==> flow/design.v <==
module median
#(
    parameter MEM_DATA_WIDTH = 32,
    parameter LUT_ADDR_WIDTH = 10,  
    parameter MEM_ADDR_WIDTH = 10,  
    parameter PIXEL_DATA_WIDTH = 8,
    parameter IMG_WIDTH  = 320,
    parameter IMG_HEIGHT = 320
)(
    input clk,  
    input rst_n,  
    input [31:0] word0,
    input [31:0] word1,
    input [31:0] word2,
    output [PIXEL_DATA_WIDTH-1:0] pixel1,
    output [PIXEL_DATA_WIDTH-1:0] pixel2,
    output [PIXEL_DATA_WIDTH-1:0] pixel3,
    output [PIXEL_DATA_WIDTH-1:0] pixel4,
    output [LUT_ADDR_WIDTH-1:0] raddr_a,
    output [LUT_ADDR_WIDTH-1:0] raddr_b,
    output [LUT_ADDR_WIDTH-1:0] raddr_c,
    output [MEM_ADDR_WIDTH-1:0] waddr
);
    wire [PIXEL_DATA_WIDTH-1:0] x2_y1;
    wire [PIXEL_DATA_WIDTH-1:0] x2_y0;
    wire [PIXEL_DATA_WIDTH-1:0] x2_ym1;
    wire [PIXEL_DATA_WIDTH-1:0] x1_y1;
    wire [PIXEL_DATA_WIDTH-1:0] x1_y0;
    wire [PIXEL_DATA_WIDTH-1:0] x1_ym1;
    wire [PIXEL_DATA_WIDTH-1:0] x0_y1;
    wire [PIXEL_DATA_WIDTH-1:0] x0_y0;
    wire [PIXEL_DATA_WIDTH-1:0] x0_ym1;
    wire [PIXEL_DATA_WIDTH-1:0] xm1_y1;
    wire [PIXEL_DATA_WIDTH-1:0] xm1_y0;
    wire [PIXEL_DATA_WIDTH-1:0] xm1_ym1;
    assign x2_y1   = word0[PIXEL_DATA_WIDTH-1:0];
    assign x2_y0   = word1[PIXEL_DATA_WIDTH-1:0];
    assign x2_ym1  = word2[PIXEL_DATA_WIDTH-1:0];
    assign x1_y1   = word0[(PIXEL_DATA_WIDTH*2)-1:PIXEL_DATA_WIDTH];
    assign x1_y0   = word1[(PIXEL_DATA_WIDTH*2)-1:PIXEL_DATA_WIDTH];
    assign x1_ym1  = word2[(PIXEL_DATA_WIDTH*2)-1:PIXEL_DATA_WIDTH];
    assign x0_y1   = word0[(PIXEL_DATA_WIDTH*3)-1:(PIXEL_DATA_WIDTH*2)];
    assign x0_y0   = word1[(PIXEL_DATA_WIDTH*3)-1:(PIXEL_DATA_WIDTH*2)];
    assign x0_ym1  = word2[(PIXEL_DATA_WIDTH*3)-1:(PIXEL_DATA_WIDTH*2)];
    assign xm1_y1  = word0[(PIXEL_DATA_WIDTH*4)-1:(PIXEL_DATA_WIDTH*3)];
    assign xm1_y0  = word1[(PIXEL_DATA_WIDTH*4)-1:(PIXEL_DATA_WIDTH*3)];
    assign xm1_ym1 = word2[(PIXEL_DATA_WIDTH*4)-1:(PIXEL_DATA_WIDTH*3)];
    wire [PIXEL_DATA_WIDTH-1:0] c3l;
    wire [PIXEL_DATA_WIDTH-1:0] c3h;
    wire [PIXEL_DATA_WIDTH-1:0] c3m;
    wire [PIXEL_DATA_WIDTH-1:0] c3l_reg;
    wire [PIXEL_DATA_WIDTH-1:0] c3h_reg;
    wire [PIXEL_DATA_WIDTH-1:0] c3m_reg;
    wire [PIXEL_DATA_WIDTH-1:0] c2l;
    wire [PIXEL_DATA_WIDTH-1:0] c2h;
    wire [PIXEL_DATA_WIDTH-1:0] c2m;
    wire [PIXEL_DATA_WIDTH-1:0] c2l_reg;
    wire [PIXEL_DATA_WIDTH-1:0] c2h_reg;
    wire [PIXEL_DATA_WIDTH-1:0] c2m_reg;
    wire [PIXEL_DATA_WIDTH-1:0] c1l;
    wire [PIXEL_DATA_WIDTH-1:0] c1h;
    wire [PIXEL_DATA_WIDTH-1:0] c1m;
    wire [PIXEL_DATA_WIDTH-1:0] c0h;
    wire [PIXEL_DATA_WIDTH-1:0] c0m;
    wire [PIXEL_DATA_WIDTH-1:0] c0l;
    wire [PIXEL_DATA_WIDTH-1:0] p1_sig;
    wire [PIXEL_DATA_WIDTH-1:0] p2_sig;
    wire [PIXEL_DATA_WIDTH-1:0] p3_sig;
    state_machine
    #(
        .LUT_ADDR_WIDTH(LUT_ADDR_WIDTH),
        .IMG_WIDTH(IMG_WIDTH),
        .IMG_HEIGHT(IMG_HEIGHT)
    ) window_contol (
        .clk(clk),  
        .rst_n(rst_n),  
        .raddr_a(raddr_a),
        .raddr_b(raddr_b),
        .raddr_c(raddr_c),
        .waddr(waddr)
    );
    common_network
    #(
        .DATA_WIDTH(PIXEL_DATA_WIDTH)
    ) common_network_u0 (
        .x2_y1(x2_y1),
        .x2_y0(x2_y0),
        .x2_ym1(x2_ym1),
        .x1_y1(x1_y1),
        .x1_y0(x1_y0),
        .x1_ym1(x1_ym1),
        .x0_y1(x0_y1),
        .x0_y0(x0_y0),
        .x0_ym1(x0_ym1),
        .xm1_y1(xm1_y1),
        .xm1_y0(xm1_y0),
        .xm1_ym1(xm1_ym1),
        .c3l(c3l),
        .c3h(c3h),
        .c3m(c3m),
        .c2l(c2l),
        .c2h(c2h),
        .c2m(c2m),
        .c1l(c1l),
        .c1h(c1h),
        .c1m(c1m),
        .c0h(c0h),
        .c0m(c0m),
        .c0l(c0l)
    );
    dff_3_pipe
    #(
        .DATA_WIDTH(PIXEL_DATA_WIDTH)
    ) dff_c3_pipe (
        .clk(clk),
        .rst_n(rst_n),
        .d0(c3h),
        .d1(c3m),
        .d2(c3l),
        .q0(c3h_reg),
        .q1(c3m_reg),
        .q2(c3l_reg)
    );
    dff_3_pipe
    #(
        .DATA_WIDTH(PIXEL_DATA_WIDTH)
    ) dff_c2_pipe (
        .clk(clk),
        .rst_n(rst_n),
        .d0(c2h),
        .d1(c2m),
        .d2(c2l),
        .q0(c2h_reg),
        .q1(c2m_reg),
        .q2(c2l_reg)
    );
    dff_3_pipe
    #(
        .DATA_WIDTH(PIXEL_DATA_WIDTH)
    ) dff_out_pipe (
        .clk(clk),
        .rst_n(rst_n),
        .d0(p1_sig),
        .d1(p2_sig),
        .d2(p3_sig),
        .q0(pixel1),
        .q1(pixel2),
        .q2(pixel3)
    );
    pixel_network
    #(
        .DATA_WIDTH(PIXEL_DATA_WIDTH)
    ) pixel_network_u0 (
        .c3h(c1h),
        .c3m(c1m),
        .c3l(c1l),
        .c2h(c0h),
        .c2m(c0m),
        .c2l(c0l),
        .c1h(c3h_reg),
        .c1m(c3m_reg),
        .c1l(c3l_reg),
        .median(p1_sig)
    );
    pixel_network
    #(
        .DATA_WIDTH(PIXEL_DATA_WIDTH)
    ) pixel_network_u1 (
        .c3h(c2h),
        .c3m(c2m),
        .c3l(c2l),
        .c2h(c1h),
        .c2m(c1m),
        .c2l(c1l),
        .c1h(c0h),
        .c1m(c0m),
        .c1l(c0l),
        .median(p2_sig)
    );
    pixel_network
    #(
        .DATA_WIDTH(PIXEL_DATA_WIDTH)
    ) pixel_network_u2 (
        .c3h(c3h),
        .c3m(c3m),
        .c3l(c3l),
        .c2h(c2h),
        .c2m(c2m),
        .c2l(c2l),
        .c1h(c1h),
        .c1m(c1m),
        .c1l(c1l),
        .median(p3_sig)
    );
    pixel_network
    #(
        .DATA_WIDTH(PIXEL_DATA_WIDTH)
    ) pixel_network_u3 (
        .c3h(c0h),
        .c3m(c0m),
        .c3l(c0l),
        .c2h(c3h_reg),
        .c2m(c3m_reg),
        .c2l(c3l_reg),
        .c1h(c2h_reg),
        .c1m(c2m_reg),
        .c1l(c2l_reg),
        .median(pixel4)
    );
endmodule
module node
#(
    parameter DATA_WIDTH = 8,
    parameter LOW_MUX = 1,  
    parameter HI_MUX = 1  
)(
    input [DATA_WIDTH-1:0] data_a,
    input [DATA_WIDTH-1:0] data_b,
    output reg [DATA_WIDTH-1:0] data_hi,
    output reg [DATA_WIDTH-1:0] data_lo
);
    reg sel0;
    always @(*)
    begin : comparator
        if( data_b > data_a) begin
            sel0 = 1'b0;  
        end else begin
            sel0 = 1'b1;  
        end
    end
    always @(*)
    begin : mux_lo_hi
        case (sel0)
            1'b0 :
            begin
                if(LOW_MUX == 1)
                    data_lo = data_a;
                if(HI_MUX == 1)
                    data_hi = data_b;
            end
            1'b1 :
            begin
                if(LOW_MUX == 1)
                    data_lo = data_b;
                if(HI_MUX == 1)
                    data_hi = data_a;
            end
            default :
            begin
                data_lo = {DATA_WIDTH{1'b0}};
                data_hi = {DATA_WIDTH{1'b0}};
            end
        endcase
    end
endmodule
module pixel_network
#(
    parameter DATA_WIDTH = 8
)(
    input [DATA_WIDTH-1:0] c3h,
    input [DATA_WIDTH-1:0] c3m,
    input [DATA_WIDTH-1:0] c3l,
    input [DATA_WIDTH-1:0] c2h,
    input [DATA_WIDTH-1:0] c2m,
    input [DATA_WIDTH-1:0] c2l,
    input [DATA_WIDTH-1:0] c1h,
    input [DATA_WIDTH-1:0] c1m,
    input [DATA_WIDTH-1:0] c1l,
    output [DATA_WIDTH-1:0] median
);
    wire [DATA_WIDTH-1:0] node_u0_lo;
    wire [DATA_WIDTH-1:0] node_u1_hi;
    wire [DATA_WIDTH-1:0] node_u1_lo;
    wire [DATA_WIDTH-1:0] node_u2_hi;
    wire [DATA_WIDTH-1:0] node_u3_lo;
    wire [DATA_WIDTH-1:0] node_u4_hi;
    wire [DATA_WIDTH-1:0] node_u5_hi;
    wire [DATA_WIDTH-1:0] node_u6_lo;
    wire [DATA_WIDTH-1:0] node_u7_hi;
    wire [DATA_WIDTH-1:0] node_u7_lo;
    wire [DATA_WIDTH-1:0] node_u8_hi;
    node
    #(
        .DATA_WIDTH(DATA_WIDTH),
        .LOW_MUX(1),  
        .HI_MUX(0)  
    ) node_u0 (
        .data_a(c3h),
        .data_b(c2h),
        .data_lo(node_u0_lo)
    );
    node
    #(
        .DATA_WIDTH(DATA_WIDTH),
        .LOW_MUX(1),  
        .HI_MUX(1)  
    ) node_u1 (
        .data_a(c3m),
        .data_b(c2m),
        .data_hi(node_u1_hi),
        .data_lo(node_u1_lo)
    );
    node
    #(
        .DATA_WIDTH(DATA_WIDTH),
        .LOW_MUX(0),  
        .HI_MUX(1)  
    ) node_u2 (
        .data_a(c2l),
        .data_b(c1l),
        .data_hi(node_u2_hi)
    );
    node
    #(
        .DATA_WIDTH(DATA_WIDTH),
        .LOW_MUX(1),  
        .HI_MUX(0)  
    ) node_u3 (
        .data_a(node_u0_lo),
        .data_b(c1h),
        .data_lo(node_u3_lo)
    );
    node
    #(
        .DATA_WIDTH(DATA_WIDTH),
        .LOW_MUX(0),  
        .HI_MUX(1)  
    ) node_u4 (
        .data_a(node_u1_lo),
        .data_b(c1m),
        .data_hi(node_u4_hi)
    );
    node
    #(
        .DATA_WIDTH(DATA_WIDTH),
        .LOW_MUX(0),  
        .HI_MUX(1)  
    ) node_u5 (
        .data_a(c3l),
        .data_b(node_u2_hi),
        .data_hi(node_u5_hi)
    );
    node
    #(
        .DATA_WIDTH(DATA_WIDTH),
        .LOW_MUX(1),  
        .HI_MUX(0)  
    ) node_u6 (
        .data_a(node_u1_hi),
        .data_b(node_u4_hi),
        .data_lo(node_u6_lo)
    );
    node
    #(
        .DATA_WIDTH(DATA_WIDTH),
        .LOW_MUX(1),  
        .HI_MUX(1)  
    ) node_u7 (
        .data_a(node_u3_lo),
        .data_b(node_u6_lo),
        .data_hi(node_u7_hi),
        .data_lo(node_u7_lo)
    );
    node
    #(
        .DATA_WIDTH(DATA_WIDTH),
        .LOW_MUX(0),  
        .HI_MUX(1)  
    ) node_u8 (
        .data_a(node_u7_lo),
        .data_b(node_u5_hi),
        .data_hi(node_u8_hi)
    );
    node
    #(
        .DATA_WIDTH(DATA_WIDTH),
        .LOW_MUX(1),  
        .HI_MUX(0)  
    ) node_u9 (
        .data_a(node_u7_hi),
        .data_b(node_u8_hi),
        .data_lo(median)
    );
endmodule
module state_machine
#(
    parameter LUT_ADDR_WIDTH = 10,
    parameter IMG_WIDTH = 234,
    parameter IMG_HEIGHT = 234
)(
    input clk,  
    input rst_n,  
    output reg [LUT_ADDR_WIDTH-1:0] raddr_a,
    output reg [LUT_ADDR_WIDTH-1:0] raddr_b,
    output reg [LUT_ADDR_WIDTH-1:0] raddr_c,
    output reg [LUT_ADDR_WIDTH-1:0] waddr,
    output reg [1:0] window_line_counter,
    output reg [9:0] window_column_counter,
    output reg [9:0] memory_shift
);
    reg valid;
    always @(posedge clk or negedge rst_n)
    begin : out_memory_counter
        if(~rst_n) begin
            waddr <= {LUT_ADDR_WIDTH{1'b0}};
        end else if(valid) begin
            waddr <= waddr + 1'b1;
        end
    end
    always @(posedge clk or negedge rst_n)
    begin : addr_counter
        if(~rst_n) begin
            window_column_counter <= 10'd0;
            window_line_counter <= 2'b00;
            valid <= 1'b0;
            raddr_a <= {LUT_ADDR_WIDTH{1'b0}};
            raddr_b <= {LUT_ADDR_WIDTH{1'b0}};
            raddr_c <= {LUT_ADDR_WIDTH{1'b0}};
        end else begin
            if(window_column_counter != ((IMG_WIDTH/4)-1)) begin
                window_column_counter <= window_column_counter + 1'b1;
                valid <= 1'b1;
                raddr_a <= raddr_a + 1'b1;
                raddr_b <= raddr_b + 1'b1;
                raddr_c <= raddr_c + 1'b1;
            end else begin
                window_column_counter <= 10'd0;
                case (window_line_counter)
                    2'b00 :
                    begin
                        raddr_a <= raddr_a + 1'b1;
                        raddr_b <= raddr_b - window_column_counter;
                        raddr_c <= raddr_c - window_column_counter;
                        window_line_counter = window_line_counter + 1'b1;
                    end
                    2'b01 :
                    begin
                        raddr_b <= raddr_b + 1'b1;
                        raddr_a <= raddr_a - window_column_counter;
                        raddr_c <= raddr_c - window_column_counter;
                        window_line_counter = window_line_counter + 1'b1;
                    end
                    2'b10 :
                    begin
                        raddr_b <= raddr_b - window_column_counter;
                        raddr_a <= raddr_a - window_column_counter;
                        raddr_c <= raddr_c + 1'b1;
                        window_line_counter = 2'b00;
                    end
                    default :
                    begin
                        raddr_a <= {LUT_ADDR_WIDTH{1'b0}};
                        raddr_b <= {LUT_ADDR_WIDTH{1'b0}};
                        raddr_c <= {LUT_ADDR_WIDTH{1'b0}};
                    end
                endcase
            end
        end
    end
endmodule
module dff_3_pipe
#(
    parameter DATA_WIDTH = 8
)(
    input clk,
    input rst_n,
    input [DATA_WIDTH-1:0] d0,
    input [DATA_WIDTH-1:0] d1,
    input [DATA_WIDTH-1:0] d2,
    output reg [DATA_WIDTH-1:0] q0,
    output reg [DATA_WIDTH-1:0] q1,
    output reg [DATA_WIDTH-1:0] q2
);
always @(posedge clk or negedge rst_n)
begin : register_bank_3u
    if(~rst_n) begin
        q0 <= {DATA_WIDTH{1'b0}};
        q1 <= {DATA_WIDTH{1'b0}};
        q2 <= {DATA_WIDTH{1'b0}};
    end else begin
        q0 <= d0;
        q1 <= d1;
        q2 <= d2;
    end
end
endmodule
module common_network
#(
    parameter DATA_WIDTH = 8
)(
    input [DATA_WIDTH-1:0] x2_y1,
    input [DATA_WIDTH-1:0] x2_y0,
    input [DATA_WIDTH-1:0] x2_ym1,
    input [DATA_WIDTH-1:0] x1_y1,
    input [DATA_WIDTH-1:0] x1_y0,
    input [DATA_WIDTH-1:0] x1_ym1,
    input [DATA_WIDTH-1:0] x0_y1,
    input [DATA_WIDTH-1:0] x0_y0,
    input [DATA_WIDTH-1:0] x0_ym1,
    input [DATA_WIDTH-1:0] xm1_y1,
    input [DATA_WIDTH-1:0] xm1_y0,
    input [DATA_WIDTH-1:0] xm1_ym1,
    output [DATA_WIDTH-1:0] c3l,
    output [DATA_WIDTH-1:0] c3h,
    output [DATA_WIDTH-1:0] c3m,
    output [DATA_WIDTH-1:0] c2l,
    output [DATA_WIDTH-1:0] c2h,
    output [DATA_WIDTH-1:0] c2m,
    output [DATA_WIDTH-1:0] c1l,
    output [DATA_WIDTH-1:0] c1h,
    output [DATA_WIDTH-1:0] c1m,
    output [DATA_WIDTH-1:0] c0h,
    output [DATA_WIDTH-1:0] c0m,
    output [DATA_WIDTH-1:0] c0l
);
    wire [DATA_WIDTH-1:0] node_u0_hi;
    wire [DATA_WIDTH-1:0] node_u0_lo;
    wire [DATA_WIDTH-1:0] node_u1_hi;
    wire [DATA_WIDTH-1:0] node_u1_lo;
    wire [DATA_WIDTH-1:0] node_u2_hi;
    wire [DATA_WIDTH-1:0] node_u2_lo;
    wire [DATA_WIDTH-1:0] node_u3_hi;
    wire [DATA_WIDTH-1:0] node_u3_lo;
    wire [DATA_WIDTH-1:0] node_u4_hi;
    wire [DATA_WIDTH-1:0] node_u4_lo;
    wire [DATA_WIDTH-1:0] node_u5_hi;
    wire [DATA_WIDTH-1:0] node_u5_lo;
    wire [DATA_WIDTH-1:0] node_u6_hi;
    wire [DATA_WIDTH-1:0] node_u6_lo;
    wire [DATA_WIDTH-1:0] node_u7_hi;
    wire [DATA_WIDTH-1:0] node_u7_lo;
    wire [DATA_WIDTH-1:0] node_u8_hi;
    wire [DATA_WIDTH-1:0] node_u8_lo;
    wire [DATA_WIDTH-1:0] node_u9_hi;
    wire [DATA_WIDTH-1:0] node_u9_lo;
    wire [DATA_WIDTH-1:0] node_u10_hi;
    wire [DATA_WIDTH-1:0] node_u10_lo;
    wire [DATA_WIDTH-1:0] node_u11_hi;
    wire [DATA_WIDTH-1:0] node_u11_lo;
    wire [DATA_WIDTH-1:0] node_u12_hi;
    wire [DATA_WIDTH-1:0] node_u12_lo;
    assign c3l = node_u4_lo;
    assign c3h = node_u8_hi;
    assign c3m = node_u8_lo;
    assign c2l = node_u5_lo;
    assign c2h = node_u9_hi;
    assign c2m = node_u9_lo;
    assign c1l = node_u6_lo;
    assign c1h = node_u10_hi;
    assign c1m = node_u10_lo;
    assign c0h = node_u11_hi;
    assign c0m = node_u11_lo;
    assign c0l = node_u7_lo;
    node
    #(
        .DATA_WIDTH(DATA_WIDTH),
        .LOW_MUX(1),  
        .HI_MUX(1)  
    ) node_u0 (
        .data_a(x2_y1),
        .data_b(x2_y0),
        .data_hi(node_u0_hi),
        .data_lo(node_u0_lo)
    );
    node
    #(
        .DATA_WIDTH(DATA_WIDTH),
        .LOW_MUX(1),  
        .HI_MUX(1)  
    ) node_u1 (
        .data_a(x1_y1),
        .data_b(x1_y0),
        .data_hi(node_u1_hi),
        .data_lo(node_u1_lo)
    );
    node
    #(
        .DATA_WIDTH(DATA_WIDTH),
        .LOW_MUX(1),  
        .HI_MUX(1)  
    ) node_u2 (
        .data_a(x0_y1),
        .data_b(x0_y0),
        .data_hi(node_u2_hi),
        .data_lo(node_u2_lo)
    );
    node
    #(
        .DATA_WIDTH(DATA_WIDTH),
        .LOW_MUX(1),  
        .HI_MUX(1)  
    ) node_u3 (
        .data_a(xm1_y1),
        .data_b(xm1_y0),
        .data_hi(node_u3_hi),
        .data_lo(node_u3_lo)
    );
    node
    #(
        .DATA_WIDTH(DATA_WIDTH),
        .LOW_MUX(1),  
        .HI_MUX(1)  
    ) node_u4 (
        .data_a(node_u0_lo),
        .data_b(x2_ym1),
        .data_hi(node_u4_hi),
        .data_lo(node_u4_lo)
    );
    node
    #(
        .DATA_WIDTH(DATA_WIDTH),
        .LOW_MUX(1),  
        .HI_MUX(1)  
    ) node_u5 (
        .data_a(node_u1_lo),
        .data_b(x1_ym1),
        .data_hi(node_u5_hi),
        .data_lo(node_u5_lo)
    );
    node
    #(
        .DATA_WIDTH(DATA_WIDTH),
        .LOW_MUX(1),  
        .HI_MUX(1)  
    ) node_u6 (
        .data_a(node_u2_lo),
        .data_b(x0_ym1),
        .data_hi(node_u6_hi),
        .data_lo(node_u6_lo)
    );
    node
    #(
        .DATA_WIDTH(DATA_WIDTH),
        .LOW_MUX(1),  
        .HI_MUX(1)  
    ) node_u7 (
        .data_a(node_u3_lo),
        .data_b(xm1_ym1),
        .data_hi(node_u7_hi),
        .data_lo(node_u7_lo)
    );
    node
    #(
        .DATA_WIDTH(DATA_WIDTH),
        .LOW_MUX(1),  
        .HI_MUX(1)  
    ) node_u8 (
        .data_a(node_u0_hi),
        .data_b(node_u4_hi),
        .data_hi(node_u8_hi),
        .data_lo(node_u8_lo)
    );
    node
    #(
        .DATA_WIDTH(DATA_WIDTH),
        .LOW_MUX(1),  
        .HI_MUX(1)  
    ) node_u9 (
        .data_a(node_u1_hi),
        .data_b(node_u5_hi),
        .data_hi(node_u9_hi),
        .data_lo(node_u9_lo)
    );
    node
    #(
        .DATA_WIDTH(DATA_WIDTH),
        .LOW_MUX(1),  
        .HI_MUX(1)  
    ) node_u10 (
        .data_a(node_u2_hi),
        .data_b(node_u6_hi),
        .data_hi(node_u10_hi),
        .data_lo(node_u10_lo)
    );
    node
    #(
        .DATA_WIDTH(DATA_WIDTH),
        .LOW_MUX(1),  
        .HI_MUX(1)  
    ) node_u11 (
        .data_a(node_u3_hi),
        .data_b(node_u7_hi),
        .data_hi(node_u11_hi),
        .data_lo(node_u11_lo)
    );
endmodule
# Tool chain data of median
# Tool output for the design above before and after an edit, in the order of the flow.
# Lines under "before" count in the file above, lines under "after" in the edited file.
# "change": "after" minus "before" as printed here. "change_rel_pct": 100 x difference / "before".
# Operators carry their Yosys type and port widths (W data, S select, Z words).
# Cell names lack the library's common part.
# The mark n/a stands for no value.
# inputs
top	median
clock_port	clk
lib	sky130hd
lib_corner	tt_025C_1v80

# The edit
# Unified diff, file above to edited file.
# The edited RTL no longer does the same as the RTL above: the edit was made by script, with no optimisation intended.
# begin of diff
@@ -2,5 +2,5 @@
 #(
     parameter MEM_DATA_WIDTH = 32,
-    parameter LUT_ADDR_WIDTH = 10,  
+    parameter LUT_ADDR_WIDTH = 9,  
     parameter MEM_ADDR_WIDTH = 10,  
     parameter PIXEL_DATA_WIDTH = 8,
# end of diff

# Elaborated design
# Counts by Yosys on the flattened word-level netlist (proc, flatten, opt, wreduce; memories kept). Register bits leave out memories and registers merged into their read ports (data or address). Print and check cells are left out. Cells with the same type and inputs are merged into one.
# bits
element	before	after	change	change_rel_pct
register_bits	125	121	-4	-3.20
# op_classes
element	before	after	change	change_rel_pct
add_sub_neg	9	9	0	0.00
n_cmp	52	52	0	0.00
n_eq	3	3	0	0.00
muxes	132	132	0	0.00
n_logic	1	1	0	0.00
reduce_logical	6	6	0	0.00
# ops
cell	before	after	change	change_rel_pct
$add A10 B1 Y10 const B	5	1	-4	-80.00
$add A9 B1 Y9 const B	0	4	4	n/a
$mux W10	4	1	-3	-75.00
$pmux W10 S2	3	0	-3	-100.00
$sub A10 B10 Y10	3	0	-3	-100.00
$mux W9	0	3	3	n/a
$pmux W9 S2	0	3	3	n/a
$sub A9 B9 Y9	0	3	3	n/a
$pmux W8 S2	72	72	0	0.00
$gt A8 B8 Y1	52	52	0	0.00
$mux W1	52	52	0	0.00
$reduce_or A2 Y1	3	3	0	0.00
$add A2 B1 Y2 const B	1	1	0	0.00
$eq A2 B1 Y1 const B	1	1	0	0.00
$eq A2 B2 Y1 const B	1	1	0	0.00
$logic_not A2 Y1	1	1	0	0.00
$ne A10 B7 Y1 const B	1	1	0	0.00
$not A1 Y1	1	1	0	0.00
$pmux W2 S2	1	1	0	0.00
$reduce_and A2 Y1	1	1	0	0.00
$reduce_bool A2 Y1	1	1	0	0.00

# Longest topological paths
# Longest topological path by Yosys (ltp), each cell counted once; first at word level (registers and memories cut), then after technology mapping (sequential cells cut; the memories' decode and read muxes count).
# depth
element	before	after	change	change_rel_pct
word_depth	27	27	0	0.00
ABC_AREA	0	0	n/a	n/a
depth_mapped	100	105	5	5.00

# After synthesis
# The flow's flattened synthesis, as Yosys stat reports it; memories are mapped. The netlist is that of the ABC_AREA named above (0 if unset); the other value can give another one.
# types
cell	before	after	change	change_rel_pct
nand2_1	276	229	-47	-17.03
o21ai_0	245	217	-28	-11.43
a21oi_1	238	263	25	10.50
inv_1	307	327	20	6.51
o221ai_1	22	4	-18	-81.82
nand2b_1	51	35	-16	-31.37
mux2_2	32	48	16	50.00
nor2_1	213	225	12	5.63
mux2i_1	182	194	12	6.59
o21a_1	70	58	-12	-17.14
nand4_1	41	52	11	26.83
and3_1	37	27	-10	-27.03
nor3_1	34	24	-10	-29.41
a31oi_1	21	11	-10	-47.62
xnor2_1	53	44	-9	-16.98
or2_2	13	5	-8	-61.54
a221o_1	10	2	-8	-80.00
a21boi_0	10	3	-7	-70.00
# The list need not be complete.
# synth_totals
element	before	after	change	change_rel_pct
mapped_cells	3090	2969	-121	-3.92
area_mm2	0.0233511	0.0225441	-0.0008070	-3.46
flip_flops	125	121	-4	-3.20
n_buf	92	83	-9	-9.78
# The figures by module come from a second, unflattened synthesis with its own total; it is not the netlist above.
# hier_totals
element	before	after	change	change_rel_pct
cells_unflattened	2772	2713	-59	-2.13
area_unflattened_mm2	0.0269333	0.0265968	-0.0003365	-1.25
# Each row is one instance without its submodules.
# by_module_before
mod	n_inst	n_cells	area_mm2	mod_seq_area_mm2
node	20	44	0.0004767	0
node	16	44	0.0003679	0
node	16	44	0.0003679	0
state_machine	1	412	0.0038262	0.0013263
dff_3_pipe (DATA_WIDTH=8)	3	24	0.0006006	0.0006006
common_network (DATA_WIDTH=8)	1	0	0	0
pixel_network (DATA_WIDTH=8)	4	0	0	0
median	1	0	0	0
# by_module_after
mod	n_inst	n_cells	area_mm2	mod_seq_area_mm2
node	20	44	0.0004767	0
node	16	44	0.0003679	0
node	16	44	0.0003679	0
state_machine	1	351	0.0034783	0.0012262
dff_3_pipe (DATA_WIDTH=8)	3	24	0.0006006	0.0006006
median	1	2	0.0000113	0
common_network (DATA_WIDTH=8)	1	0	0	0
pixel_network (DATA_WIDTH=8)	4	0	0	0

# Timing after synthesis
# Source: OpenSTA report_checks on the synthesized netlist (no wires, ideal clock, input and output delay 20% of the period each), path of least setup slack; recovery checks are left aside. Register names are those of the netlist, which keeps one name where synthesis merged equal registers.
# synth_timing
element	before	after	change	change_rel_pct
path_type	input-to-output	input-to-output	n/a	n/a
start	input word0[29]	input word0[31]	n/a	n/a
end	output pixel4[1]	output pixel4[6]	n/a	n/a
clock_period_ns	30.0	30.0	0.0	0.00
input_delay_ns	6.000	6.000	0.000	0.00
out_delay_ns	6.000	6.000	0.000	0.00
t_first_pin_ns	6.000	6.000	0.000	0.00
arrival_ns	23.066	21.999	-1.067	-4.63
required_time_ns	24.000	24.000	0.000	0.00
setup_slack_ns	0.934	2.001	1.067	n/a
delay_ns	17.066	15.999	-1.067	-6.25
path_stages	95	90	-5	-5.26
path_buffers	9	11	2	22.22
synth_period_reached_ns	29.066	27.999	-1.067	-3.67
# "delay_ns" = arrival - input delay + setup time.
# A path that ends at an output port has no setup time.
# "path_stages": output pins that drive a net of the path, with the launching flip-flop's if there is one; two outputs of one cell count as two.
# "synth_period_reached_ns" = period - worst setup slack (recovery checks aside). The figure is calculated, with input and output delays left at 20% of the set period.
# The rows between start and end are the longest chain of elaborated cells between them; the timing report does not say that the signal goes this way. Where chains are equally long, one stands for them.
# Each line given opens the expression or statement behind the cell; cells for indexed reads and writes are added by Yosys, which also makes memories of some case tables.
# synth_between_before
cell_sequence	inv_1 ha_1 a211oi_1 o21bai_1 and2_1 nor2_1 clkbuf_1 mux2i_1 ha_1 a211oi_1 o221ai_1 a31oi_1 a21oi_1 a31oi_1 nand3_1 clkbuf_1 a21oi_1 inv_1 [... 59 more ...] a21oi_1 mux2_2 nor2_1 nand2_1 o21ai_0 ha_1 nor2b_1 o21a_1 o21ai_0 nand2b_1 a21oi_1 nor2_1 a211oi_1 a21oi_1 inv_1 nand4_1 a21oi_1 nor3_1
elab_chain_len	27
cells_between	41
cone_lines	2
cone_classes	compare: 12; mux: 29
# synth_rtl_before
element	line	source
from (decl)	12	input [31:0] word0,
$gt A8 B8 Y1	225	if( data_b > data_a) begin
$mux W1	225
$pmux W8 S2	233	case (sel0)
$gt A8 B8 Y1	225
$mux W1	225
$pmux W8 S2	233
$gt A8 B8 Y1	225
[... 13 more ...]	n/a
$pmux W8 S2	233
$gt A8 B8 Y1	225
$mux W1	225
$pmux W8 S2	233
$gt A8 B8 Y1	225
$mux W1	225
$pmux W8 S2	233
to (decl)	18	output [PIXEL_DATA_WIDTH-1:0] pixel4,
# synth_between_after
cell_sequence	inv_1 ha_1 nand4_1 nor2_1 nor2b_1 nor2_1 buf_2 buf_1 nand2_1 o21ai_0 inv_1 ha_1 a21o_1 and3_1 or4_4 o21ai_1 nor3_1 nor2_1 [... 54 more ...] a21oi_1 o21a_1 o31ai_1 o21ai_0 o21ai_0 mux2i_2 mux2i_1 ha_1 o21a_1 o21ai_0 nand2b_1 a21oi_1 nor2_1 a211oi_1 a21oi_1 clkbuf_1 nand2_1 o21a_1
elab_chain_len	27
cells_between	41
cone_lines	2
cone_classes	compare: 12; mux: 29
# synth_rtl_after
element	line	source
from (decl)	12	input [31:0] word0,
$gt A8 B8 Y1	225	if( data_b > data_a) begin
$mux W1	225
$pmux W8 S2	233	case (sel0)
$gt A8 B8 Y1	225
$mux W1	225
$pmux W8 S2	233
$gt A8 B8 Y1	225
[... 13 more ...]	n/a
$pmux W8 S2	233
$gt A8 B8 Y1	225
$mux W1	225
$pmux W8 S2	233
$gt A8 B8 Y1	225
$mux W1	225
$pmux W8 S2	233
to (decl)	18	output [PIXEL_DATA_WIDTH-1:0] pixel4,

# Path in the finished layout
# From the final timing report of the runs of set A: the path of least setup slack in the routed layout; clock arrival at registers is part of the times.
# layout_timing
element	before	after	change	change_rel_pct
path_type	input-to-output	input-to-output	n/a	n/a
start	input word0[30]	input word0[25]	n/a	n/a
end	output pixel4[0]	output pixel4[1]	n/a	n/a
clock_period_ns	29.3	29.3	0.0	0.00
input_delay_ns	5.86	5.86	0.00	0.00
out_delay_ns	5.86	5.86	0.00	0.00
t_first_pin_ns	5.86	5.86	0.00	0.00
arrival_ns	22.67	22.16	-0.51	-2.25
required_time_ns	23.44	23.44	0.00	0.00
setup_slack_ns	0.77	1.28	0.51	n/a
path_stages	95	87	-8	-8.42
path_buffers	12	7	-5	-41.67
# The rows between start and end are the longest chain of elaborated cells between them; the timing report does not say that the signal goes this way. Where chains are equally long, one stands for them.
# layout_between_before
cell_sequence	clkdlybuf4s50_1 inv_1 ha_1 and4_2 nor2b_2 a21boi_4 nor2_2 buf_6 mux2i_4 ha_1 nand4_1 nor2_2 a31oi_1 a21oi_1 a31oi_2 buf_4 nand3_2 buf_4 [... 59 more ...] a21oi_1 a21oi_1 mux2_4 or2_2 nand3_1 nand2_1 ha_1 o21a_1 o21ai_0 nand2b_1 a21oi_1 nor2_1 a211oi_2 a21oi_2 buf_4 a21oi_1 a22o_1 clkdlybuf4s50_1
elab_chain_len	27
cells_between	41
cone_lines	2
cone_classes	compare: 12; mux: 29
# layout_rtl_before
element	line	source
from (decl)	12	input [31:0] word0,
$gt A8 B8 Y1	225	if( data_b > data_a) begin
$mux W1	225
$pmux W8 S2	233	case (sel0)
$gt A8 B8 Y1	225
$mux W1	225
$pmux W8 S2	233
$gt A8 B8 Y1	225
[... 13 more ...]	n/a
$pmux W8 S2	233
$gt A8 B8 Y1	225
$mux W1	225
$pmux W8 S2	233
$gt A8 B8 Y1	225
$mux W1	225
$pmux W8 S2	233
to (decl)	18	output [PIXEL_DATA_WIDTH-1:0] pixel4,
# layout_between_after
cell_sequence	clkdlybuf4s50_1 inv_1 ha_1 nor2b_1 o211ai_1 a211oi_2 nor2_1 buf_4 nand2_1 o21ai_1 inv_1 ha_1 a21o_1 and3_1 or4_4 o21ai_1 nor3_1 nor2_1 [... 51 more ...] o21a_1 o31ai_1 o21ai_0 o21ai_0 mux2i_4 mux2i_2 ha_1 nor2b_1 o21a_1 o21ai_0 nand2b_1 a21oi_1 nor2_1 a211oi_2 a21oi_4 o211ai_1 o21a_1 clkdlybuf4s50_1
elab_chain_len	27
cells_between	41
cone_lines	2
cone_classes	compare: 12; mux: 29
# layout_rtl_after
element	line	source
from (decl)	12	input [31:0] word0,
$gt A8 B8 Y1	225	if( data_b > data_a) begin
$mux W1	225
$pmux W8 S2	233	case (sel0)
$gt A8 B8 Y1	225
$mux W1	225
$pmux W8 S2	233
$gt A8 B8 Y1	225
[... 13 more ...]	n/a
$pmux W8 S2	233
$gt A8 B8 Y1	225
$mux W1	225
$pmux W8 S2	233
$gt A8 B8 Y1	225
$mux W1	225
$pmux W8 S2	233
to (decl)	18	output [PIXEL_DATA_WIDTH-1:0] pixel4,

# Layout results
# Both versions went through the flow (Yosys, OpenROAD) with the same settings in each pair. Constraints: input delay and output delay 20% of the set period each, output load 0.01 pF.
# settings_set_A
CORE_UTILIZATION	40
period_ns	29.3
CAP_MARGIN	20
CORE_MARGIN	2
SLEW_MARGIN	20
# measured_set_A
element	before	after	change	change_rel_pct
post_synth_area_mm2	0.0233511	0.0225441	-0.0008070	-3.46
design.die.area_mm2	0.0603267	0.0582764	-0.0020503	-3.40
layout_stdcell_area_mm2	0.0271185	0.0259674	-0.0011511	-4.24
worst_setup_slack_ns	0.775	1.283	0.508	n/a
fin_tns_ns	0.000	0.000	0.000	n/a
period_reached_ns	28.525	28.017	-0.508	-1.78
# settings_set_B
ABC_AREA	0
CAP_MARGIN	0
CELL_PAD_IN_SITES_GLOBAL_PLACEMENT	1
CORE_UTILIZATION	41
CTS_CLUSTER_SIZE	42
GPL_TIMING_DRIVEN	1
PLACE_DENSITY_LB_ADDON	0.01
SETUP_SLACK_MARGIN	5.0
SLEW_MARGIN	25
period_ns	26.3
CORE_MARGIN	2
# measured_set_B
element	before	after	change	change_rel_pct
post_synth_area_mm2	0.0233511	0.0225441	-0.0008070	-3.46
design.die.area_mm2	0.058879	0.0568775	-0.0020015	-3.40
layout_stdcell_area_mm2	0.0307808	0.0295421	-0.0012387	-4.02
worst_setup_slack_ns	1.640	1.700	0.060	n/a
fin_tns_ns	0.000	0.000	0.000	n/a
period_reached_ns	24.660	24.600	-0.060	-0.24
# "period_reached_ns" is the run's clock period less its worst setup slack. It is reckoned from that one timing run; input and output delays stay at 20% of the period that was set.
